==> flow/design.v <==
`timescale 1ns/1ps
module pic_buffer_v2 #(
    parameter DSIZE = 8,
    parameter IMAGE_WIDTH = 256,
    parameter IMAGE_LENGTH= 256,
    parameter BUFFER_SIZE = IMAGE_WIDTH*2+3
) (
	input               clk, 
    input               rst_n,
    input               frame_start,
    input               shift,
	input  [DSIZE-1:0]  sr_in,
    output rng_flag,
    output              sr_pixel_valid,
    output [DSIZE-1:0]  sr_pixel_0, sr_pixel_1, sr_pixel_2,
    output [DSIZE-1:0]  sr_pixel_3, sr_pixel_4, sr_pixel_5,
    output [DSIZE-1:0]  sr_pixel_6, sr_pixel_7, sr_pixel_8 
);
localparam IMAGE_SIZE           = IMAGE_WIDTH*IMAGE_LENGTH;
localparam ISIZE                = $clog2(IMAGE_SIZE+1);
localparam STARTING_OFFSET      = IMAGE_WIDTH+1;
localparam BUFFER_TOP_OFFSET    = IMAGE_WIDTH+2-1;
localparam BUFFER_BOT_OFFSET    = IMAGE_SIZE-IMAGE_WIDTH-1;
localparam WSIZE                = $clog2(IMAGE_WIDTH+1);
localparam CSIZE                = $clog2(STARTING_OFFSET);
localparam TOP_LIMIT = 2*IMAGE_WIDTH-1;
localparam BOT_LIMIT = IMAGE_SIZE-IMAGE_WIDTH-1;
reg [DSIZE-1:0] sr [BUFFER_SIZE-1:0];
reg 			sr_valid;
reg [ISIZE-1:0] image_counter;
reg [WSIZE-1:0] column_counter;
reg [CSIZE-1:0] offset_counter;
wire bottom_shift;
wire init_tag,t_tag,rm_tag,b_tag,r_tag,cm_tag,l_tag;
reg activate_rng;
assign rng_flag = activate_rng;
always @(posedge clk, negedge rst_n) begin
    if (!rst_n) begin
        activate_rng    <= 1'b0;
    end else begin
        if (offset_counter == IMAGE_WIDTH || offset_counter == IMAGE_WIDTH + 1) begin
            activate_rng <= 1'b1;
        end else if (!shift) begin
            activate_rng <= 1'b0;
        end
    end
end
always @(posedge clk, negedge rst_n) begin
    if (!rst_n) begin
        image_counter   <=  'd0;
        column_counter  <=  'd0;
        offset_counter <='d0;
        sr_valid        <= 1'b0;
    end else if (frame_start) begin
        image_counter       <=  'd0;
        offset_counter      <=  'd0;
        column_counter      <=  'd0;
        sr_valid            <= 1'b0;
    end else if ((shift) && (offset_counter <  STARTING_OFFSET)) begin
        sr_valid            <= 1'b0;
        image_counter       <=  'd0;
        column_counter      <=  'd0;
        if (offset_counter == STARTING_OFFSET-1) begin
            offset_counter  <= STARTING_OFFSET;
        end else begin
            offset_counter  <= offset_counter + 'd1;
        end
    end else if (((shift || bottom_shift) && init_tag) && (image_counter != IMAGE_SIZE)) begin
        sr_valid <= 1'b1;
        image_counter <= image_counter + 1;
        if ( column_counter == IMAGE_WIDTH) begin
            column_counter <= 'd1;
        end else begin
            column_counter <= column_counter+ 1;
        end
    end else if ((image_counter == IMAGE_SIZE)) begin
        sr_valid <= 1'b0;
        image_counter <=  'd0;
    end
end
integer n;
always @ (posedge clk)begin
    for (n = BUFFER_SIZE-1; n>0; n = n-1) begin
        sr[n] <= sr[n-1];
    end
    if (shift == 1'b1) begin
        sr[0] <= sr_in;
    end else begin
        sr[0] <= 'd0;
    end
end
assign sr_pixel_valid = sr_valid;
assign bottom_shift = sr_valid && image_counter >= IMAGE_SIZE - IMAGE_WIDTH - 1 && image_counter  <= IMAGE_SIZE;
assign init_tag = offset_counter == STARTING_OFFSET;
assign l_tag    = sr_valid && column_counter == 'd1;
assign r_tag    = sr_valid && column_counter == IMAGE_WIDTH;
assign t_tag    = sr_valid && image_counter  <= 0+IMAGE_WIDTH;
assign b_tag    = sr_valid && image_counter  >= IMAGE_SIZE - IMAGE_WIDTH + 1 && image_counter  <= IMAGE_SIZE;
assign cm_tag   = sr_valid && !(r_tag || l_tag);
assign rm_tag   = sr_valid && !(t_tag || b_tag);
assign sr_pixel_0 = 
(t_tag)?(   
        (r_tag)?    (sr[IMAGE_WIDTH * 1 + 2]):
        (cm_tag)?   (sr[IMAGE_WIDTH * 1 + 2]):
                    (sr[IMAGE_WIDTH * 1 + 1]) 
):(
(rm_tag)?(
        (r_tag)?    (sr[IMAGE_WIDTH * 2 + 2]):
        (cm_tag)?   (sr[IMAGE_WIDTH * 2 + 2]):
                    (sr[IMAGE_WIDTH * 2 + 1]) 
):(
(b_tag)?(
        (r_tag)?    (sr[IMAGE_WIDTH * 2 + 2]):
        (cm_tag)?   (sr[IMAGE_WIDTH * 2 + 2]):
                    (sr[IMAGE_WIDTH * 2 + 1]) 
):('d0)
));
assign sr_pixel_1 = 
(t_tag)?(   
        (r_tag)?    (sr[IMAGE_WIDTH * 1 + 1]):
        (cm_tag)?   (sr[IMAGE_WIDTH * 1 + 1]):
                    (sr[IMAGE_WIDTH * 1 + 1]) 
):(
(rm_tag)?(
        (r_tag)?    (sr[IMAGE_WIDTH * 2 + 1]):
        (cm_tag)?   (sr[IMAGE_WIDTH * 2 + 1]):
                    (sr[IMAGE_WIDTH * 2 + 1]) 
):(
(b_tag)?(
        (r_tag)?    (sr[IMAGE_WIDTH * 2 + 1]):
        (cm_tag)?   (sr[IMAGE_WIDTH * 2 + 1]):
                    (sr[IMAGE_WIDTH * 2 + 1]) 
):('d0)
));
assign sr_pixel_2 = 
(t_tag)?(   
        (r_tag)?    (sr[IMAGE_WIDTH * 1 + 1]):
        (cm_tag)?   (sr[IMAGE_WIDTH * 1 + 0]):
                    (sr[IMAGE_WIDTH * 1 + 0]) 
):(
(rm_tag)?(
        (r_tag)?    (sr[IMAGE_WIDTH * 2 + 1]):
        (cm_tag)?   (sr[IMAGE_WIDTH * 2 + 0]):
                    (sr[IMAGE_WIDTH * 2 + 0]) 
):(
(b_tag)?(
        (r_tag)?    (sr[IMAGE_WIDTH * 2 + 1]):
        (cm_tag)?   (sr[IMAGE_WIDTH * 2 + 0]):
                    (sr[IMAGE_WIDTH * 2 + 0]) 
):('d0)
));
assign sr_pixel_3 = 
(t_tag)?(   
        (r_tag)?    (sr[IMAGE_WIDTH * 1 + 2]):
        (cm_tag)?   (sr[IMAGE_WIDTH * 1 + 2]):
                    (sr[IMAGE_WIDTH * 1 + 1]) 
):(
(rm_tag)?(
        (r_tag)?    (sr[IMAGE_WIDTH * 1 + 2]):
        (cm_tag)?   (sr[IMAGE_WIDTH * 1 + 2]):
                    (sr[IMAGE_WIDTH * 1 + 1]) 
):(
(b_tag)?(
        (r_tag)?    (sr[IMAGE_WIDTH * 1 + 2]):
        (cm_tag)?   (sr[IMAGE_WIDTH * 1 + 2]):
                    (sr[IMAGE_WIDTH * 1 + 1]) 
):('d0)
));
assign sr_pixel_4 = sr[IMAGE_WIDTH * 1 + 1]; 
assign sr_pixel_5 = 
(t_tag)?(   
        (r_tag)?    (sr[IMAGE_WIDTH * 1 + 1]):
        (cm_tag)?   (sr[IMAGE_WIDTH * 1 + 0]):
                    (sr[IMAGE_WIDTH * 1 + 0]) 
):(
(rm_tag)?(
        (r_tag)?    (sr[IMAGE_WIDTH * 1 + 1]):
        (cm_tag)?   (sr[IMAGE_WIDTH * 1 + 0]):
                    (sr[IMAGE_WIDTH * 1 + 0]) 
):(
(b_tag)?(
        (r_tag)?    (sr[IMAGE_WIDTH * 1 + 1]):
        (cm_tag)?   (sr[IMAGE_WIDTH * 1 + 0]):
                    (sr[IMAGE_WIDTH * 1 + 0]) 
):('d0)
));
assign sr_pixel_6 = 
(t_tag)?(   
        (r_tag)?    (sr[IMAGE_WIDTH * 0 + 2]):
        (cm_tag)?   (sr[IMAGE_WIDTH * 0 + 2]):
                    (sr[IMAGE_WIDTH * 0 + 1]) 
):(
(rm_tag)?(
        (r_tag)?    (sr[IMAGE_WIDTH * 0 + 2]):
        (cm_tag)?   (sr[IMAGE_WIDTH * 0 + 2]):
                    (sr[IMAGE_WIDTH * 0 + 1]) 
):(
(b_tag)?(
        (r_tag)?    (sr[IMAGE_WIDTH * 1 + 2]):
        (cm_tag)?   (sr[IMAGE_WIDTH * 1 + 2]):
                    (sr[IMAGE_WIDTH * 1 + 1]) 
):('d0)
));
assign sr_pixel_7 = 
(t_tag)?(   
        (r_tag)?    (sr[IMAGE_WIDTH * 0 + 1]):
        (cm_tag)?   (sr[IMAGE_WIDTH * 0 + 1]):
                    (sr[IMAGE_WIDTH * 0 + 1]) 
):(
(rm_tag)?(
        (r_tag)?    (sr[IMAGE_WIDTH * 0 + 1]):
        (cm_tag)?   (sr[IMAGE_WIDTH * 0 + 1]):
                    (sr[IMAGE_WIDTH * 0 + 1]) 
):(
(b_tag)?(
        (r_tag)?    (sr[IMAGE_WIDTH * 1 + 1]):
        (cm_tag)?   (sr[IMAGE_WIDTH * 1 + 1]):
                    (sr[IMAGE_WIDTH * 1 + 1]) 
):('d0)
));
assign sr_pixel_8 = 
(t_tag)?(   
        (r_tag)?    (sr[IMAGE_WIDTH * 0 + 1]):
        (cm_tag)?   (sr[IMAGE_WIDTH * 0 + 0]):
                    (sr[IMAGE_WIDTH * 0 + 0]) 
):(
(rm_tag)?(
        (r_tag)?    (sr[IMAGE_WIDTH * 0 + 1]):
        (cm_tag)?   (sr[IMAGE_WIDTH * 0 + 0]):
                    (sr[IMAGE_WIDTH * 0 + 0]) 
):(
(b_tag)?(
        (r_tag)?    (sr[IMAGE_WIDTH * 1 + 1]):
        (cm_tag)?   (sr[IMAGE_WIDTH * 1 + 0]):
                    (sr[IMAGE_WIDTH * 1 + 0]) 
):('d0)
 ));
endmodule
-- Reports on pic_buffer_v2
Module pic_buffer_v2 before and after one edit of its RTL, step after step.
Lines under "before" count in the file above, lines under "after" in the edited file.
"difference" is "after" less "before", of the values as shown; "rel. change" is that difference over "before", in percent.
Operators: Yosys type, input widths -> output width; for muxes data width and select width s.
Library cell names are shortened.
The mark n/a stands for no value.
- top module: pic_buffer_v2
- clock port: clk
- library: sky130hd
- timing corner: tt_025C_1v80

-- Edit of the RTL
The edit as a unified diff against the file above.
The edited RTL no longer does the same as the RTL above: the edit was made by script, with no optimisation intended.
begin of diff
@@ -41,5 +41,5 @@
         if (offset_counter == IMAGE_WIDTH || offset_counter == IMAGE_WIDTH + 1) begin
             activate_rng <= 1'b1;
-        end else if (!shift) begin
+        end else begin
             activate_rng <= 1'b0;
         end
end of diff

-- Word-level counts
Counts by Yosys on the flattened word-level netlist (proc, flatten, opt, wreduce). Print and check cells are left out. Cells with the same type and inputs are merged into one.
- storage and ports (what ; before ; after ; difference ; rel. change (%)):
    register bits after elaboration ; 4157 ; 4157 ; 0 ; 0.00
    input bits ; 12 ; 12 ; 0 ; 0.00
    output and inout bits ; 74 ; 74 ; 0 ; 0.00
    cells after elaboration ; 604 ; 602 ; -2 ; -0.33
- cells by class (what ; before ; after ; difference ; rel. change (%)):
    add/subtract/negate cells ; 3 ; 3 ; 0 ; 0.00
    $lt $le $gt $ge ; 5 ; 5 ; 0 ; 0.00
    equality and inequality tests ; 7 ; 6 ; -1 ; -14.29
    muxes and demuxes ; 48 ; 47 ; -1 ; -2.08
    reduce/logical cells ; 21 ; 21 ; 0 ; 0.00
- operators with widths (kind ; before ; after ; difference ; rel. change (%)):
    $mux 1 ; 6 ; 5 ; -1 ; -16.67
    $ne 2x1->1 const B ; 1 ; 0 ; -1 ; -100.00
    $mux 8 ; 31 ; 31 ; 0 ; 0.00
    $logic_and 1x1->1 ; 12 ; 12 ; 0 ; 0.00
    $mux 9 ; 7 ; 7 ; 0 ; 0.00
    $logic_or 1x1->1 ; 4 ; 4 ; 0 ; 0.00
    $mux 17 ; 4 ; 4 ; 0 ; 0.00
    $eq 9x9->1 const B ; 3 ; 3 ; 0 ; 0.00
    $add 9x1->9 const B ; 2 ; 2 ; 0 ; 0.00
    $ge 17x16->1 const B ; 2 ; 2 ; 0 ; 0.00
    $logic_not 1->1 ; 2 ; 2 ; 0 ; 0.00
    $add 17x1->17 const B ; 1 ; 1 ; 0 ; 0.00
    $eq 17x17->1 const B ; 1 ; 1 ; 0 ; 0.00
    $eq 9x1->1 const B ; 1 ; 1 ; 0 ; 0.00
    $le 17x17->1 const B ; 1 ; 1 ; 0 ; 0.00
    $le 17x9->1 const B ; 1 ; 1 ; 0 ; 0.00
    $lt 9x9->1 const B ; 1 ; 1 ; 0 ; 0.00
    $ne 17x17->1 const B ; 1 ; 1 ; 0 ; 0.00
    $reduce_bool 2->1 ; 1 ; 1 ; 0 ; 0.00
    $reduce_bool 3->1 ; 1 ; 1 ; 0 ; 0.00
    $reduce_bool 4->1 ; 1 ; 1 ; 0 ; 0.00

-- Longest topological paths
Yosys ltp: most cells in a row. Word level: on the elaborated netlist, between registers, memories and ports. Mapped: between sequential cells and ports; inverters and the memories' decode and read muxes count.
- depth (what ; before ; after ; difference ; rel. change (%)):
    depth in word-level cells ; 10 ; 10 ; 0 ; 0.00
    ABC_AREA ; 0 ; 0 ; n/a ; n/a
    depth in mapped cells ; 9 ; 8 ; -1 ; -11.11
    gate-level depth less buffers ; 7 ; 6 ; -1 ; -14.29

-- Mapped cells and area
Yosys stat after the flow's synthesis: flattened, memories mapped to cells. It holds for the ABC_AREA given above (unset counts as 0); a run with the other value may have another netlist.
- mapped netlist (what ; before ; after ; difference ; rel. change (%)):
    cells in the netlist ; 4599 ; 4579 ; -20 ; -0.43
    chip area (Yosys) (µm²) ; 86212.7 ; 86180.2 ; -32.5 ; -0.04
    sequential part of the area (µm²) ; 83405.0 ; 83405.0 ; 0.0 ; 0.00
    mapped flip-flops ; 4157 ; 4157 ; 0 ; 0.00
    buffers ; 29 ; 32 ; +3 ; +10.34
- cell types (cell ; before ; after ; difference ; rel. change (%)):
    nand2_1 ; 59 ; 17 ; -42 ; -71.19
    nand3_1 ; 25 ; 44 ; +19 ; +76.00
    a211oi_1 ; 0 ; 18 ; +18 ; n/a
    xnor2_1 ; 16 ; 0 ; -16 ; -100.00
    nand2b_1 ; 14 ; 1 ; -13 ; -92.86
    o21ai_0 ; 36 ; 24 ; -12 ; -33.33
    o21ai_1 ; 11 ; 0 ; -11 ; -100.00
    mux2i_1 ; 33 ; 42 ; +9 ; +27.27
    nor4_2 ; 10 ; 1 ; -9 ; -90.00
    nand3b_1 ; 0 ; 9 ; +9 ; n/a
    nor3_1 ; 5 ; 12 ; +7 ; +140.00
    o22ai_1 ; 2 ; 9 ; +7 ; +350.00
    clkbuf_1 ; 16 ; 20 ; +4 ; +25.00
    and4_1 ; 0 ; 4 ; +4 ; n/a
    o21ba_2 ; 0 ; 4 ; +4 ; n/a
    a41o_1 ; 0 ; 3 ; +3 ; n/a
    o21a_1 ; 3 ; 1 ; -2 ; -66.67
    nor3_2 ; 2 ; 0 ; -2 ; -100.00
Not every row of either side is listed.

-- Path before layout
Path of least setup slack by OpenSTA after synthesis, without wires, with an ideal clock, recovery checks aside; 20% of the period is set as input and as output delay. Where synthesis merged equal registers, the netlist keeps one of their names.
- path post-synthesis (what ; before ; after ; difference ; rel. change (%)):
    path kind ; register -> output ; register -> output ; n/a ; n/a
    from ; register column_counter[4] ; register column_counter[5] ; n/a ; n/a
    to ; output port sr_pixel_2[0] ; output port sr_pixel_8[0] ; n/a ; n/a
    clock period (ps) ; 4600 ; 4600 ; 0 ; 0.00
    external output delay (ps) ; 920 ; 920 ; 0 ; 0.00
    launch time at the first pin (ps) ; 0 ; 0 ; 0 ; n/a
    arrival (ps) ; 2109 ; 1996 ; -113 ; -5.36
    data required time (ps) ; 3680 ; 3680 ; 0 ; 0.00
    slack (ps) ; 1571 ; 1684 ; +113 ; n/a
    path delay (ps) ; 2109 ; 1996 ; -113 ; -5.36
    driving pins on the path ; 9 ; 7 ; -2 ; -22.22
    buffers on the path ; 2 ; 1 ; -1 ; -50.00
    period reached after synthesis (ps) ; 3029 ; 2916 ; -113 ; -3.73
"path delay" = arrival - input delay + setup time.
A path that ends at an output port has no setup time.
"driving pins on the path": output pins that drive a net of the path, with the launching flip-flop's if there is one; two outputs of one cell count as two.
"period reached after synthesis" is the clock period less the worst setup slack; recovery checks do not enter. This is arithmetic on one report: input and output delays are still those of the set period (20% each).
Between the ends stands the longest chain of elaborated cells between them, by number of cells; it is not shown to be the way that was timed. Of several equally long chains one is given.
A line is the first line of the expression or statement that the cell stems from. Yosys adds cells for indexed reads and writes and turns some case tables into memories.
A register here has more assigning lines than the two given.
On the way, post-synthesis, before:
- cell sequence: dfrtp_1 > or4_1 > nor3_2 > and3_1 > buf_4 > buf_4 > mux2_2 > nand2_1 > o21ai_0
- noted cells in the longest elaborated chain: 6
- elaborated cells between the ends (all ways) at 7
- classes of those cells: 1 x eq/ne; 5 x mux; 1 x reduce/logical
- RTL lines, path post-synthesis, before (what ; line ; text):
    start, declared ; 31 ; reg [WSIZE-1:0] column_counter;
    start, assigned ; 51 ; column_counter  <=  'd0;
    start, assigned ; 74 ; column_counter <= column_counter+ 1;
    $eq 9x9->1 ; 96 ; assign r_tag    = sr_valid && column_counter == IMAGE_WIDTH;
    $logic_and 1x1->1 ; 96 ;
    $mux 8 ; 147 ; (r_tag)?    (sr[IMAGE_WIDTH * 2 + 1]):
    $mux 8 ; 146 ; (b_tag)?(
    $mux 8 ; 141 ; (rm_tag)?(
    $mux 8 ; 136 ; (t_tag)?(
    end, declared ; 15 ; output [DSIZE-1:0]  sr_pixel_0, sr_pixel_1, sr_pixel_2,
On the way, post-synthesis, after:
- cell sequence: dfrtp_1 > nor4_1 > and4_1 > clkbuf_1 > nand2_1 > mux2i_1 > a211oi_1
- noted cells in the longest elaborated chain: 6
- elaborated cells between the ends (all ways) at 7
- classes of those cells: 1 x eq/ne; 5 x mux; 1 x reduce/logical
- RTL lines, path post-synthesis, after (what ; line ; text):
    start, declared ; 31 ; reg [WSIZE-1:0] column_counter;
    start, assigned ; 51 ; column_counter  <=  'd0;
    start, assigned ; 74 ; column_counter <= column_counter+ 1;
    $eq 9x9->1 ; 96 ; assign r_tag    = sr_valid && column_counter == IMAGE_WIDTH;
    $logic_and 1x1->1 ; 96 ;
    $mux 8 ; 233 ; (r_tag)?    (sr[IMAGE_WIDTH * 1 + 1]):
    $mux 8 ; 232 ; (b_tag)?(
    $mux 8 ; 227 ; (rm_tag)?(
    $mux 8 ; 222 ; (t_tag)?(
    end, declared ; 17 ; output [DSIZE-1:0]  sr_pixel_6, sr_pixel_7, sr_pixel_8

-- Worst path after layout
Path of least setup slack in the final report of each run of set A (OpenROAD, finished layout, wires in). Where an end is a register, its clock arrival counts in the times.
The path's times are printed in steps of 10 ps; the period is the one set.
- path post-layout (what ; before ; after ; difference ; rel. change (%)):
    path kind ; register -> output ; register -> output ; n/a ; n/a
    from ; register column_counter[4] ; register column_counter[5] ; n/a ; n/a
    to ; output port sr_pixel_8[7] ; output port sr_pixel_6[7] ; n/a ; n/a
    clock period (ps) ; 4600 ; 4600 ; 0 ; 0.00
    external output delay (ps) ; 920 ; 920 ; 0 ; 0.00
    launch time at the first pin (ps) ; 870 ; 880 ; +10 ; +1.15
    arrival (ps) ; 3540 ; 3510 ; -30 ; -0.85
    data required time (ps) ; 3680 ; 3680 ; 0 ; 0.00
    slack (ps) ; 140 ; 170 ; +30 ; n/a
    driving pins on the path ; 9 ; 7 ; -2 ; -22.22
    buffers on the path ; 2 ; 2 ; 0 ; 0.00
Between the ends stands the longest chain of elaborated cells between them, by number of cells; it is not shown to be the way that was timed. Of several equally long chains one is given.
A register here has more assigning lines than the two given.
On the way, post-layout, before:
- cell sequence: dfrtp_1 > or4_1 > nor3_4 > and3_4 > buf_12 > nand2_8 > mux2i_2 > mux2i_1 > clkdlybuf4s50_1
- noted cells in the longest elaborated chain: 6
- elaborated cells between the ends (all ways) at 7
- classes of those cells: 1 x eq/ne; 5 x mux; 1 x reduce/logical
- RTL lines, path post-layout, before (what ; line ; text):
    start, declared ; 31 ; reg [WSIZE-1:0] column_counter;
    start, assigned ; 51 ; column_counter  <=  'd0;
    start, assigned ; 74 ; column_counter <= column_counter+ 1;
    $eq 9x9->1 ; 96 ; assign r_tag    = sr_valid && column_counter == IMAGE_WIDTH;
    $logic_and 1x1->1 ; 96 ;
    $mux 8 ; 233 ; (r_tag)?    (sr[IMAGE_WIDTH * 1 + 1]):
    $mux 8 ; 232 ; (b_tag)?(
    $mux 8 ; 227 ; (rm_tag)?(
    $mux 8 ; 222 ; (t_tag)?(
    end, declared ; 17 ; output [DSIZE-1:0]  sr_pixel_6, sr_pixel_7, sr_pixel_8
On the way, post-layout, after:
- cell sequence: dfrtp_1 > nor4_4 > a41o_4 > buf_4 > mux2i_1 > a211oi_1 > clkdlybuf4s50_1
- noted cells in the longest elaborated chain: 10
- elaborated cells between the ends (all ways) at 14
- classes of those cells: 2 x eq/ne; 7 x mux; 5 x reduce/logical
- RTL lines, path post-layout, after (what ; line ; text):
    start, declared ; 31 ; reg [WSIZE-1:0] column_counter;
    start, assigned ; 51 ; column_counter  <=  'd0;
    start, assigned ; 74 ; column_counter <= column_counter+ 1;
    $eq 9x9->1 ; 96 ; assign r_tag    = sr_valid && column_counter == IMAGE_WIDTH;
    $logic_and 1x1->1 ; 96 ;
    $logic_or 1x1->1 ; 99 ; assign cm_tag   = sr_valid && !(r_tag || l_tag);
    $logic_not 1->1 ; 99 ;
    $logic_and 1x1->1 ; 99 ;
    $mux 8 ; 200 ; (cm_tag)?   (sr[IMAGE_WIDTH * 1 + 2]):
    $mux 8 ; 199 ; (r_tag)?    (sr[IMAGE_WIDTH * 1 + 2]):
    $mux 8 ; 198 ; (b_tag)?(
    $mux 8 ; 193 ; (rm_tag)?(
    $mux 8 ; 188 ; (t_tag)?(
    end, declared ; 17 ; output [DSIZE-1:0]  sr_pixel_6, sr_pixel_7, sr_pixel_8

-- Flow runs
Both versions went through the flow (Yosys, OpenROAD) with the same settings in each pair. Constraints: input delay and output delay 20% of the set period each, output load 0.01 pF.
Settings, set A:
- CORE_UTILIZATION: 50
- PLACE_DENSITY at 0.6
- SYNTH_MEMORY_MAX_BITS at 16384
- period_ns: 4.6
- CAP_MARGIN: 20
- CORE_MARGIN at 2
- SLEW_MARGIN at 20
- final reports, set A (what ; before ; after ; difference ; rel. change (%)):
    chip area in the Yosys report (µm²) ; 86212.7 ; 86180.2 ; -32.5 ; -0.04
    overall die area (µm²) ; 175762.0 ; 175695.0 ; -67.0 ; -0.04
    standard-cell area after routing (µm²) ; 102706.0 ; 102672.0 ; -34.0 ; -0.03
    post-route utilization (%) ; 59.9 ; 59.9 ; 0.0 ; n/a
    smallest setup slack (ps) ; 138 ; 166 ; +28 ; n/a
    total negative slack (ps) ; 0 ; 0 ; 0 ; n/a
    worst hold slack (ps) ; 283 ; 274 ; -9 ; n/a
    power consumption (µW) ; 66884 ; 67341 ; +457 ; +0.68
    achieved clock period (ps) ; 4462 ; 4434 ; -28 ; -0.63
Settings, set B:
- CAP_MARGIN: 10
- CORE_ASPECT_RATIO: 0.63
- CORE_MARGIN at 5
- CORE_UTILIZATION: 38
- PLACE_DENSITY at 0.64
- SLEW_MARGIN at 5
- SYNTH_MEMORY_MAX_BITS at 16384
- period_ns: 3.12
- final reports, set B (what ; before ; after ; difference ; rel. change (%)):
    chip area in the Yosys report (µm²) ; 86212.7 ; 86180.2 ; -32.5 ; -0.04
    overall die area (µm²) ; 236755.0 ; 236668.0 ; -87.0 ; -0.04
    standard-cell area after routing (µm²) ; 103432.0 ; 103831.0 ; +399.0 ; +0.39
    post-route utilization (%) ; 45.9 ; 46.1 ; +0.2 ; n/a
    smallest setup slack (ps) ; -599 ; -489 ; +110 ; n/a
    total negative slack (ps) ; -30023 ; -23575 ; +6448 ; n/a
    worst hold slack (ps) ; 249 ; 236 ; -13 ; n/a
    power consumption (µW) ; 95208 ; 94827 ; -381 ; -0.40
    achieved clock period (ps) ; 3719 ; 3609 ; -110 ; -2.96
"achieved clock period": clock period set for the run, less the worst setup slack. It is reckoned from that one timing run; input and output delays stay at 20% of the period that was set.
"power consumption" rests on the timing tool's default activity at the inputs, not on a simulated workload.
